==> flow/design.v <==
package params_pkg;
  parameter int COEFF_WIDTH    = 16;  
  parameter int DATA_WIDTH     = 12;  
  parameter int OUTPUT_WIDTH   = 16;  
  parameter int PIPELINE_DEPTH = 5;   
  parameter int NUM_TAPS       = 16;  
  parameter int INPUT_FRAC     = 11;  
  parameter int COEFF_FRAC     = 14;  
  parameter int OUTPUT_FRAC    = 14;  
  parameter int ACC_WIDTH      = 32;  
  localparam int PROD_WIDTH = DATA_WIDTH + COEFF_WIDTH;  
  localparam int SHIFT_RIGHT = (INPUT_FRAC + COEFF_FRAC) - OUTPUT_FRAC;  
  typedef logic signed [DATA_WIDTH-1:0]    in_t;
  typedef logic signed [COEFF_WIDTH-1:0]  coeff_t;
  typedef logic signed [PROD_WIDTH-1:0]   prod_t;
  typedef logic signed [ACC_WIDTH-1:0]    acc_t;
  typedef logic signed [OUTPUT_WIDTH-1:0] out_t;
  localparam logic [NUM_TAPS*COEFF_WIDTH-1:0] COEFF_ROM = {
    -16'sd28,
    -16'sd1014,
    -16'sd1589,
    -16'sd1638,
    -16'sd1153,
    -16'sd261,
    16'sd790,
    16'sd1710,
    16'sd2177,
    16'sd2110,
    16'sd1594,
    16'sd845,
    16'sd184,
    -16'sd179,
    -16'sd226,
    -16'sd116
  };
endpackage
import params_pkg::*;
module algorithm_core (
  input  logic                 clk,
  input  logic                 rst_n,
  input  logic                 s_valid,
  output logic                 s_ready,
  input  params_pkg::in_t      s_data,
  output logic                 m_valid,
  input  logic                 m_ready,
  output params_pkg::out_t     m_data
);
  assign s_ready = 1'b1;
  logic signed [DATA_WIDTH-1:0] samples [0:NUM_TAPS-1];
  logic valid_pipe [0:PIPELINE_DEPTH];
  logic signed [PROD_WIDTH-1:0] prods_comb [0:NUM_TAPS-1];
  params_pkg::acc_t prod_ext_comb [0:NUM_TAPS-1];
  params_pkg::acc_t stage_prod_reg   [0:NUM_TAPS-1];  
  params_pkg::acc_t stage_sum8_reg   [0:8-1];        
  params_pkg::acc_t stage_sum4_reg   [0:4-1];        
  params_pkg::acc_t stage_sum2_reg   [0:2-1];        
  params_pkg::acc_t stage_final_reg;                 
  genvar i;
  generate
    for (i = 0; i < NUM_TAPS; i++) begin : PROD_COMB
      always_comb begin
        prods_comb[i] = $signed(samples[i]) * $signed(COEFF_ROM[i*COEFF_WIDTH +: COEFF_WIDTH]);
        prod_ext_comb[i] = $signed({{(ACC_WIDTH-PROD_WIDTH){prods_comb[i][PROD_WIDTH-1]}}, prods_comb[i]});
      end
    end
  endgenerate
  integer idx;
  always_ff @(posedge clk or negedge rst_n) begin
    if (!rst_n) begin
      for (idx = 0; idx < NUM_TAPS; idx = idx + 1) begin
        samples[idx] <= '0;
      end
      for (idx = 0; idx <= PIPELINE_DEPTH; idx = idx + 1) begin
        valid_pipe[idx] <= 1'b0;
      end
      for (idx = 0; idx < NUM_TAPS; idx = idx + 1) begin
        stage_prod_reg[idx] <= '0;
      end
      for (idx = 0; idx < 8; idx = idx + 1) begin
        stage_sum8_reg[idx] <= '0;
      end
      for (idx = 0; idx < 4; idx = idx + 1) begin
        stage_sum4_reg[idx] <= '0;
      end
      for (idx = 0; idx < 2; idx = idx + 1) begin
        stage_sum2_reg[idx] <= '0;
      end
      stage_final_reg <= '0;
    end else begin
      if (s_valid && s_ready) begin
        for (idx = NUM_TAPS-1; idx >= 1; idx = idx - 1) begin
          samples[idx] <= samples[idx-1];
        end
        samples[0] <= s_data;
      end
      valid_pipe[0] <= s_valid & s_ready;
      for (idx = 0; idx < PIPELINE_DEPTH; idx = idx + 1) begin
        valid_pipe[idx+1] <= valid_pipe[idx];
      end
      for (idx = 0; idx < NUM_TAPS; idx = idx + 1) begin
        stage_prod_reg[idx] <= prod_ext_comb[idx];
      end
      for (idx = 0; idx < 8; idx = idx + 1) begin
        stage_sum8_reg[idx] <= stage_prod_reg[2*idx] + stage_prod_reg[2*idx + 1];
      end
      for (idx = 0; idx < 4; idx = idx + 1) begin
        stage_sum4_reg[idx] <= stage_sum8_reg[2*idx] + stage_sum8_reg[2*idx + 1];
      end
      for (idx = 0; idx < 2; idx = idx + 1) begin
        stage_sum2_reg[idx] <= stage_sum4_reg[2*idx] + stage_sum4_reg[2*idx + 1];
      end
      stage_final_reg <= stage_sum2_reg[0] + stage_sum2_reg[1];
    end
  end
  logic signed [ACC_WIDTH-1:0] shifted_acc;
  always_comb begin
    if (SHIFT_RIGHT >= 0)
      shifted_acc = $signed(stage_final_reg) >>> SHIFT_RIGHT;
    else
      shifted_acc = $signed(stage_final_reg) <<< (-SHIFT_RIGHT);
  end
  assign m_data  = params_pkg::out_t'(shifted_acc[OUTPUT_WIDTH-1:0]);
  assign m_valid = valid_pipe[PIPELINE_DEPTH];
endmodule
import params_pkg::*;
module algorithm_top (
  input  logic                 clk,
  input  logic                 rst_n,
  input  logic                 s_valid,
  output logic                 s_ready,
  input  params_pkg::in_t      s_data,
  output logic                 m_valid,
  input  logic                 m_ready,
  output params_pkg::out_t     m_data
);
  algorithm_core u_core (
    .clk      (clk),
    .rst_n    (rst_n),
    .s_valid  (s_valid),
    .s_ready  (s_ready),
    .s_data   (s_data),
    .m_valid  (m_valid),
    .m_ready  (m_ready),
    .m_data   (m_data)
  );
endmodule
Hand-over note for algorithm_top

## Tool chain data of algorithm_top

Each step is given for the RTL above and for the edited RTL.
"original" refers to lines of the RTL above, "edited" to lines of the edited file.
"change": "edited" minus "original" as printed here.
The mark - stands for no value.

- Top: algorithm_top
- Clock input: clk
- Standard-cell library: sky130hd
- Corner: tt_025C_1v80

## Edit of the RTL

Unified diff, file above to edited file.
The edit is scripted: it alters the design's behaviour and was not made to optimise anything.

```diff
@@ -3,5 +3,5 @@
   parameter int DATA_WIDTH     = 12;  
   parameter int OUTPUT_WIDTH   = 16;  
-  parameter int PIPELINE_DEPTH = 5;   
+  parameter int PIPELINE_DEPTH = 7;   
   parameter int NUM_TAPS       = 16;  
   parameter int INPUT_FRAC     = 11;  
```

## After elaboration

Yosys after proc, flatten, opt, wreduce and memory -nomap, before mapping. Enables and synchronous resets that opt folds into registers are not counted as muxes. Print and check cells are not counted. Equal cells are merged and count once.

Operators by class:

| element | original | edited | change |
|---|---|---|---|
| $add $sub $neg | 15 | 15 | 0 |
| multiply operators | 16 | 16 | 0 |
| divide/modulo/power cells | 0 | 0 | 0 |
| $lt $le $gt $ge | 0 | 0 | 0 |
| equal/unequal tests | 0 | 0 | 0 |
| shift operators | 0 | 0 | 0 |
| muxes and demuxes | 0 | 0 | 0 |
| bitwise gates (word level) | 0 | 0 | 0 |
| reductions and logical operators | 0 | 0 | 0 |

Operators with widths:

| kind | original | edited | change |
|---|---|---|---|
| 12-bit by 11-bit multiplier with 23-bit output with constant B | 4 | 4 | 0 |
| 27-bit adder | 3 | 3 | 0 |
| 12-bit by 10-bit multiplier with 22-bit output with constant B | 3 | 3 | 0 |
| 12-bit by 12-bit multiplier with 24-bit output with constant B | 3 | 3 | 0 |
| 25-bit by 25-bit adder with 26-bit output | 2 | 2 | 0 |
| 12-bit by 6-bit multiplier with 18-bit output with constant B | 2 | 2 | 0 |
| 20-bit by 21-bit adder with 22-bit output | 1 | 1 | 0 |
| 21-bit by 21-bit adder with 22-bit output | 1 | 1 | 0 |
| 22-bit by 22-bit adder with 23-bit output | 1 | 1 | 0 |
| 22-bit by 24-bit adder with 25-bit output | 1 | 1 | 0 |
| 23-bit by 18-bit adder with 24-bit output | 1 | 1 | 0 |
| 23-bit by 24-bit adder with 25-bit output | 1 | 1 | 0 |
| 24-bit by 23-bit adder with 25-bit output | 1 | 1 | 0 |
| 24-bit by 24-bit adder with 25-bit output | 1 | 1 | 0 |
| 25-bit by 24-bit adder with 26-bit output | 1 | 1 | 0 |
| 25-bit by 26-bit adder with 27-bit output | 1 | 1 | 0 |
| 12-bit by 13-bit multiplier with 25-bit output with constant B | 1 | 1 | 0 |
| 12-bit by 4-bit multiplier with 16-bit output with constant B | 1 | 1 | 0 |
| 12-bit by 8-bit multiplier with 20-bit output with constant B | 1 | 1 | 0 |
| 12-bit by 9-bit multiplier with 21-bit output with constant B | 1 | 1 | 0 |

Word-level totals:

| element | original | edited | change |
|---|---|---|---|
| bits in registers | 929 | 931 | +2 |
| bits in latches | 0 | 0 | 0 |
| bits in writable memories | 0 | 0 | 0 |
| memory bits (read-only) | 0 | 0 | 0 |
| word width x clocked read ports | 0 | 0 | 0 |
| memory cells | 0 | 0 | 0 |
| output and inout port bits | 18 | 18 | 0 |

## Longest topological paths

Depth = most cells in a row (Yosys ltp): at word level without a register or memory, in the mapped netlist without a sequential cell, where the memories' decode and read muxes count.

Depth:

| element | original | edited | change |
|---|---|---|---|
| word-level depth | 1 | 1 | 0 |
| ABC_AREA | 0 | 0 | - |
| mapped depth | 21 | 21 | 0 |
| mapped depth without buffers | 21 | 21 | 0 |

## Synthesis result

Source: synth_stat.txt of the flow (Yosys; design flattened, memories mapped). It holds for the ABC_AREA given above (unset counts as 0); a run with the other value may have another netlist.

Mapped netlist:

| element | original | edited | change |
|---|---|---|---|
| cell count | 7508 | 7564 | +56 |
| cell area after synthesis (um^2) | 77071.4 | 77454.3 | +382.9 |
| sequential part of the area (um^2) | 22746.8 | 22796.9 | +50.1 |
| mapped flip-flops | 909 | 911 | +2 |

Cell types:

| cell type | original | edited | change |
|---|---|---|---|
| sky130_fd_sc_hd__o21ai_1 | 51 | 2 | -49 |
| sky130_fd_sc_hd__o21ai_0 | 318 | 362 | +44 |
| sky130_fd_sc_hd__nand3_1 | 99 | 67 | -32 |
| sky130_fd_sc_hd__a21oi_1 | 392 | 421 | +29 |
| sky130_fd_sc_hd__inv_1 | 1372 | 1394 | +22 |
| sky130_fd_sc_hd__nor3_1 | 96 | 75 | -21 |
| sky130_fd_sc_hd__a21boi_0 | 6 | 23 | +17 |
| sky130_fd_sc_hd__a21o_1 | 191 | 207 | +16 |
| sky130_fd_sc_hd__nor2b_1 | 81 | 66 | -15 |
| sky130_fd_sc_hd__o31a_1 | 7 | 22 | +15 |
| sky130_fd_sc_hd__a31oi_1 | 46 | 32 | -14 |
| sky130_fd_sc_hd__a211oi_1 | 40 | 54 | +14 |
| sky130_fd_sc_hd__a21boi_1 | 13 | 0 | -13 |
| sky130_fd_sc_hd__xor2_1 | 152 | 143 | -9 |
| sky130_fd_sc_hd__o21a_1 | 51 | 60 | +9 |
| sky130_fd_sc_hd__a2111oi_0 | 7 | 16 | +9 |
| sky130_fd_sc_hd__o311ai_0 | 2 | 11 | +9 |
| sky130_fd_sc_hd__and3_1 | 41 | 49 | +8 |

Not every row of either side is listed.
The figures by module come from a second, unflattened synthesis with its own total; it is not the netlist above.

Unflattened totals:

| element | original | edited | change |
|---|---|---|---|
| cell total of the unflattened synthesis | 7374 | 7376 | +2 |
| area (unflattened synthesis) (um^2) | 76423.3 | 76473.3 | +50.0 |

Rows give one instance, submodules left out.

Modules, original:

| module | times used | cells | area (um^2) |
|---|---|---|---|
| algorithm_core | 1 | 7374 | 76423.3 |
| algorithm_top | 1 | 0 | 0.0 |

Modules, edited:

| module | times used | cells | area (um^2) |
|---|---|---|---|
| algorithm_core | 1 | 7376 | 76473.3 |
| algorithm_top | 1 | 0 | 0.0 |

## Worst setup path after synthesis

Path of least setup slack by OpenSTA after synthesis, without wires, with an ideal clock, recovery checks aside; 20% of the period is set as input and as output delay. Where synthesis merged equal registers, the netlist keeps one of their names.

Timing path after synthesis:

| element | original | edited | change |
|---|---|---|---|
| path type | reg-to-reg | reg-to-reg | - |
| start | register u_core.samples[10][11] | register u_core.samples[11][5] | - |
| end | register u_core.stage_prod_reg[10][21] | register u_core.stage_prod_reg[11][22] | - |
| period (ns) | 6.0 | 6.0 | 0.0 |
| setup time (ns) | 0.064 | 0.127 | +0.063 |
| data arrival time (ns) | 5.123 | 4.971 | -0.152 |
| setup slack (ns) | 0.813 | 0.902 | +0.089 |
| path delay (ns) | 5.187 | 5.098 | -0.089 |
| stages on the path | 17 | 19 | +2 |
| synthesis period reached (ns) | 5.187 | 5.098 | -0.089 |

"path delay" = arrival - input delay + setup time.
"stages on the path" counts driving pins, that of a launching flip-flop among them; a cell with two outputs on the path counts twice.
"synthesis period reached" = period - worst setup slack (recovery checks aside). The figure is calculated, with input and output delays left at 20% of the set period.
Between the ends stands the longest chain of elaborated cells between them, by number of cells; it is not shown to be the way that was timed. Of several equally long chains one is given.
A line is the first line of the expression or statement that the cell stems from. Yosys adds cells for indexed reads and writes and turns some case tables into memories.

On the way, after synthesis, original:
- Cell sequence: sky130_fd_sc_hd__dfrtp_1 sky130_fd_sc_hd__clkbuf_1 sky130_fd_sc_hd__inv_1 sky130_fd_sc_hd__fa_1 sky130_fd_sc_hd__inv_1 sky130_fd_sc_hd__fa_1 sky130_fd_sc_hd__fa_1 sky130_fd_sc_hd__fa_1 sky130_fd_sc_hd__inv_1 sky130_fd_sc_hd__fa_1 sky130_fd_sc_hd__inv_1 sky130_fd_sc_hd__ha_1 sky130_fd_sc_hd__and4_1 sky130_fd_sc_hd__a221o_1 sky130_fd_sc_hd__o41a_1 sky130_fd_sc_hd__nor4b_1 sky130_fd_sc_hd__a211o_1
- Cells in the longest elaborated chain: 1
- Elaborated cells between the ends (all ways): 1
- Source lines of those cells: 1

RTL lines, path after synthesis, original:

| element | line | RTL |
|---|---|---|
| start, declared | 49 | `logic signed [DATA_WIDTH-1:0] samples [0:NUM_TAPS-1];` |
| start, assigned | 71 | `samples[idx] <= '0;` |
| start, assigned | 92 | `samples[idx] <= samples[idx-1];` |
| 12-bit by 10-bit multiplier with 22-bit output | 62 | `prods_comb[i] = $signed(samples[i]) * $signed(COEFF_ROM[i*COEFF_WIDTH +: COEFF_WIDTH]);` |
| end, assigned | 77 | `stage_prod_reg[idx] <= '0;` |
| end, assigned | 101 | `stage_prod_reg[idx] <= prod_ext_comb[idx];` |
| end, declared | 53 | `params_pkg::acc_t stage_prod_reg   [0:NUM_TAPS-1];` |

On the way, after synthesis, edited:
- Cell sequence: sky130_fd_sc_hd__dfrtp_1 sky130_fd_sc_hd__inv_1 sky130_fd_sc_hd__fa_1 sky130_fd_sc_hd__inv_1 sky130_fd_sc_hd__ha_1 sky130_fd_sc_hd__inv_1 sky130_fd_sc_hd__fa_1 sky130_fd_sc_hd__fa_1 sky130_fd_sc_hd__fa_1 sky130_fd_sc_hd__inv_1 sky130_fd_sc_hd__ha_1 sky130_fd_sc_hd__a21oi_1 sky130_fd_sc_hd__o21bai_1 sky130_fd_sc_hd__a2111oi_1 sky130_fd_sc_hd__o31ai_1 sky130_fd_sc_hd__a2111oi_0 sky130_fd_sc_hd__or3_1 sky130_fd_sc_hd__o21ai_1 sky130_fd_sc_hd__xor2_1
- Cells in the longest elaborated chain: 1
- Elaborated cells between the ends (all ways): 1
- Source lines of those cells: 1

RTL lines, path after synthesis, edited:

| element | line | RTL |
|---|---|---|
| start, declared | 49 | `logic signed [DATA_WIDTH-1:0] samples [0:NUM_TAPS-1];` |
| start, assigned | 71 | `samples[idx] <= '0;` |
| start, assigned | 92 | `samples[idx] <= samples[idx-1];` |
| 12-bit by 12-bit multiplier with 24-bit output | 62 | `prods_comb[i] = $signed(samples[i]) * $signed(COEFF_ROM[i*COEFF_WIDTH +: COEFF_WIDTH]);` |
| end, assigned | 77 | `stage_prod_reg[idx] <= '0;` |
| end, assigned | 101 | `stage_prod_reg[idx] <= prod_ext_comb[idx];` |
| end, declared | 53 | `params_pkg::acc_t stage_prod_reg   [0:NUM_TAPS-1];` |

## Worst path after layout

From the final timing report of the runs of set A: the path of least setup slack in the routed layout; clock arrival at registers is part of the times.

Timing path after layout:

| element | original | edited | change |
|---|---|---|---|
| path type | reg-to-reg | reg-to-reg | - |
| start | register u_core.samples[10][8] | register u_core.samples[11][5] | - |
| end | register u_core.stage_prod_reg[10][21] | register u_core.stage_prod_reg[11][22] | - |
| period (ns) | 5.56 | 5.56 | 0.00 |
| setup time (ns) | 0.06 | 0.12 | +0.06 |
| data arrival time (ns) | 5.95 | 5.85 | -0.10 |
| setup slack (ns) | 0.29 | 0.32 | +0.03 |
| stages on the path | 19 | 23 | +4 |

Between the ends stands the longest chain of elaborated cells between them, by number of cells; it is not shown to be the way that was timed. Of several equally long chains one is given.

On the way, after layout, original:
- Cell sequence: sky130_fd_sc_hd__dfrtp_1 sky130_fd_sc_hd__inv_1 sky130_fd_sc_hd__fa_1 sky130_fd_sc_hd__inv_1 sky130_fd_sc_hd__fa_1 sky130_fd_sc_hd__fa_1 sky130_fd_sc_hd__fa_1 sky130_fd_sc_hd__inv_1 sky130_fd_sc_hd__fa_1 sky130_fd_sc_hd__inv_1 sky130_fd_sc_hd__ha_1 sky130_fd_sc_hd__a21o_1 sky130_fd_sc_hd__a21o_1 sky130_fd_sc_hd__a21o_1 sky130_fd_sc_hd__and3_1 sky130_fd_sc_hd__a221o_1 sky130_fd_sc_hd__o41a_1 sky130_fd_sc_hd__nor4b_2 sky130_fd_sc_hd__a211o_1
- Cells in the longest elaborated chain: 1
- Elaborated cells between the ends (all ways): 1
- Source lines of those cells: 1

RTL lines, path after layout, original:

| element | line | RTL |
|---|---|---|
| start, declared | 49 | `logic signed [DATA_WIDTH-1:0] samples [0:NUM_TAPS-1];` |
| start, assigned | 71 | `samples[idx] <= '0;` |
| start, assigned | 92 | `samples[idx] <= samples[idx-1];` |
| 12-bit by 10-bit multiplier with 22-bit output | 62 | `prods_comb[i] = $signed(samples[i]) * $signed(COEFF_ROM[i*COEFF_WIDTH +: COEFF_WIDTH]);` |
| end, assigned | 77 | `stage_prod_reg[idx] <= '0;` |
| end, assigned | 101 | `stage_prod_reg[idx] <= prod_ext_comb[idx];` |
| end, declared | 53 | `params_pkg::acc_t stage_prod_reg   [0:NUM_TAPS-1];` |

On the way, after layout, edited:
- Cell sequence: sky130_fd_sc_hd__dfrtp_1 sky130_fd_sc_hd__buf_4 sky130_fd_sc_hd__fa_1 sky130_fd_sc_hd__ha_1 sky130_fd_sc_hd__inv_1 sky130_fd_sc_hd__fa_1 sky130_fd_sc_hd__inv_1 sky130_fd_sc_hd__ha_1 sky130_fd_sc_hd__inv_1 sky130_fd_sc_hd__fa_1 sky130_fd_sc_hd__inv_1 sky130_fd_sc_hd__ha_1 sky130_fd_sc_hd__a21o_1 sky130_fd_sc_hd__a21oi_2 sky130_fd_sc_hd__o21bai_1 sky130_fd_sc_hd__a2111oi_2 sky130_fd_sc_hd__buf_4 sky130_fd_sc_hd__o31ai_2 sky130_fd_sc_hd__a2111oi_1 sky130_fd_sc_hd__buf_4 sky130_fd_sc_hd__or3_1 sky130_fd_sc_hd__o21ai_1 sky130_fd_sc_hd__xor2_1
- Cells in the longest elaborated chain: 1
- Elaborated cells between the ends (all ways): 1
- Source lines of those cells: 1

RTL lines, path after layout, edited:

| element | line | RTL |
|---|---|---|
| start, declared | 49 | `logic signed [DATA_WIDTH-1:0] samples [0:NUM_TAPS-1];` |
| start, assigned | 71 | `samples[idx] <= '0;` |
| start, assigned | 92 | `samples[idx] <= samples[idx-1];` |
| 12-bit by 12-bit multiplier with 24-bit output | 62 | `prods_comb[i] = $signed(samples[i]) * $signed(COEFF_ROM[i*COEFF_WIDTH +: COEFF_WIDTH]);` |
| end, assigned | 77 | `stage_prod_reg[idx] <= '0;` |
| end, assigned | 101 | `stage_prod_reg[idx] <= prod_ext_comb[idx];` |
| end, declared | 53 | `params_pkg::acc_t stage_prod_reg   [0:NUM_TAPS-1];` |

## Layout results

Runs of the flow (Yosys, OpenROAD) on both versions; the two runs of a pair have the same settings. The constraints put input and output delay at 20% of the set period each and load the outputs with 0.01 pF.

Settings, set A:
- CORE_UTILIZATION: 40
- period_ns: 5.56
- CAP_MARGIN: 20
- CORE_MARGIN: 2
- SLEW_MARGIN: 20

Final reports, set A:

| element | original | edited | change |
|---|---|---|---|
| area of the synthesized netlist (um^2) | 77071.4 | 77454.3 | +382.9 |
| total die area (um^2) | 196205.0 | 197172.0 | +967.0 |
| standard-cell area after layout (um^2) | 84342.1 | 84920.2 | +578.1 |
| final utilization (%) | 43.9 | 44.1 | +0.2 |
| worst setup slack after layout (ns) | 0.292 | 0.324 | +0.032 |
| clock period reached (ns) | 5.268 | 5.236 | -0.032 |

Settings, set B:
- CAP_MARGIN: 20
- CORE_ASPECT_RATIO: 0.65
- CORE_UTILIZATION: 33
- CTS_CLUSTER_DIAMETER: 317
- GPL_ROUTABILITY_DRIVEN: 1
- PLACE_DENSITY_LB_ADDON: 0.11
- SETUP_SLACK_MARGIN: -0.03
- SLEW_MARGIN: 15
- period_ns: 7.65
- CORE_MARGIN: 2

Final reports, set B:

| element | original | edited | change |
|---|---|---|---|
| area of the synthesized netlist (um^2) | 77071.4 | 77454.3 | +382.9 |
| total die area (um^2) | 237521.0 | 238691.0 | +1170.0 |
| standard-cell area after layout (um^2) | 84905.2 | 85410.7 | +505.5 |
| final utilization (%) | 36.7 | 36.6 | -0.1 |
| worst setup slack after layout (ns) | 1.748 | 1.738 | -0.010 |
| worst-case hold slack (ns) | 0.347 | 0.338 | -0.009 |
| clock period reached (ns) | 5.902 | 5.912 | +0.010 |

"clock period reached" means the clock period less the worst setup slack. The figure is calculated, with input and output delays left at 20% of the set period.

End of note.
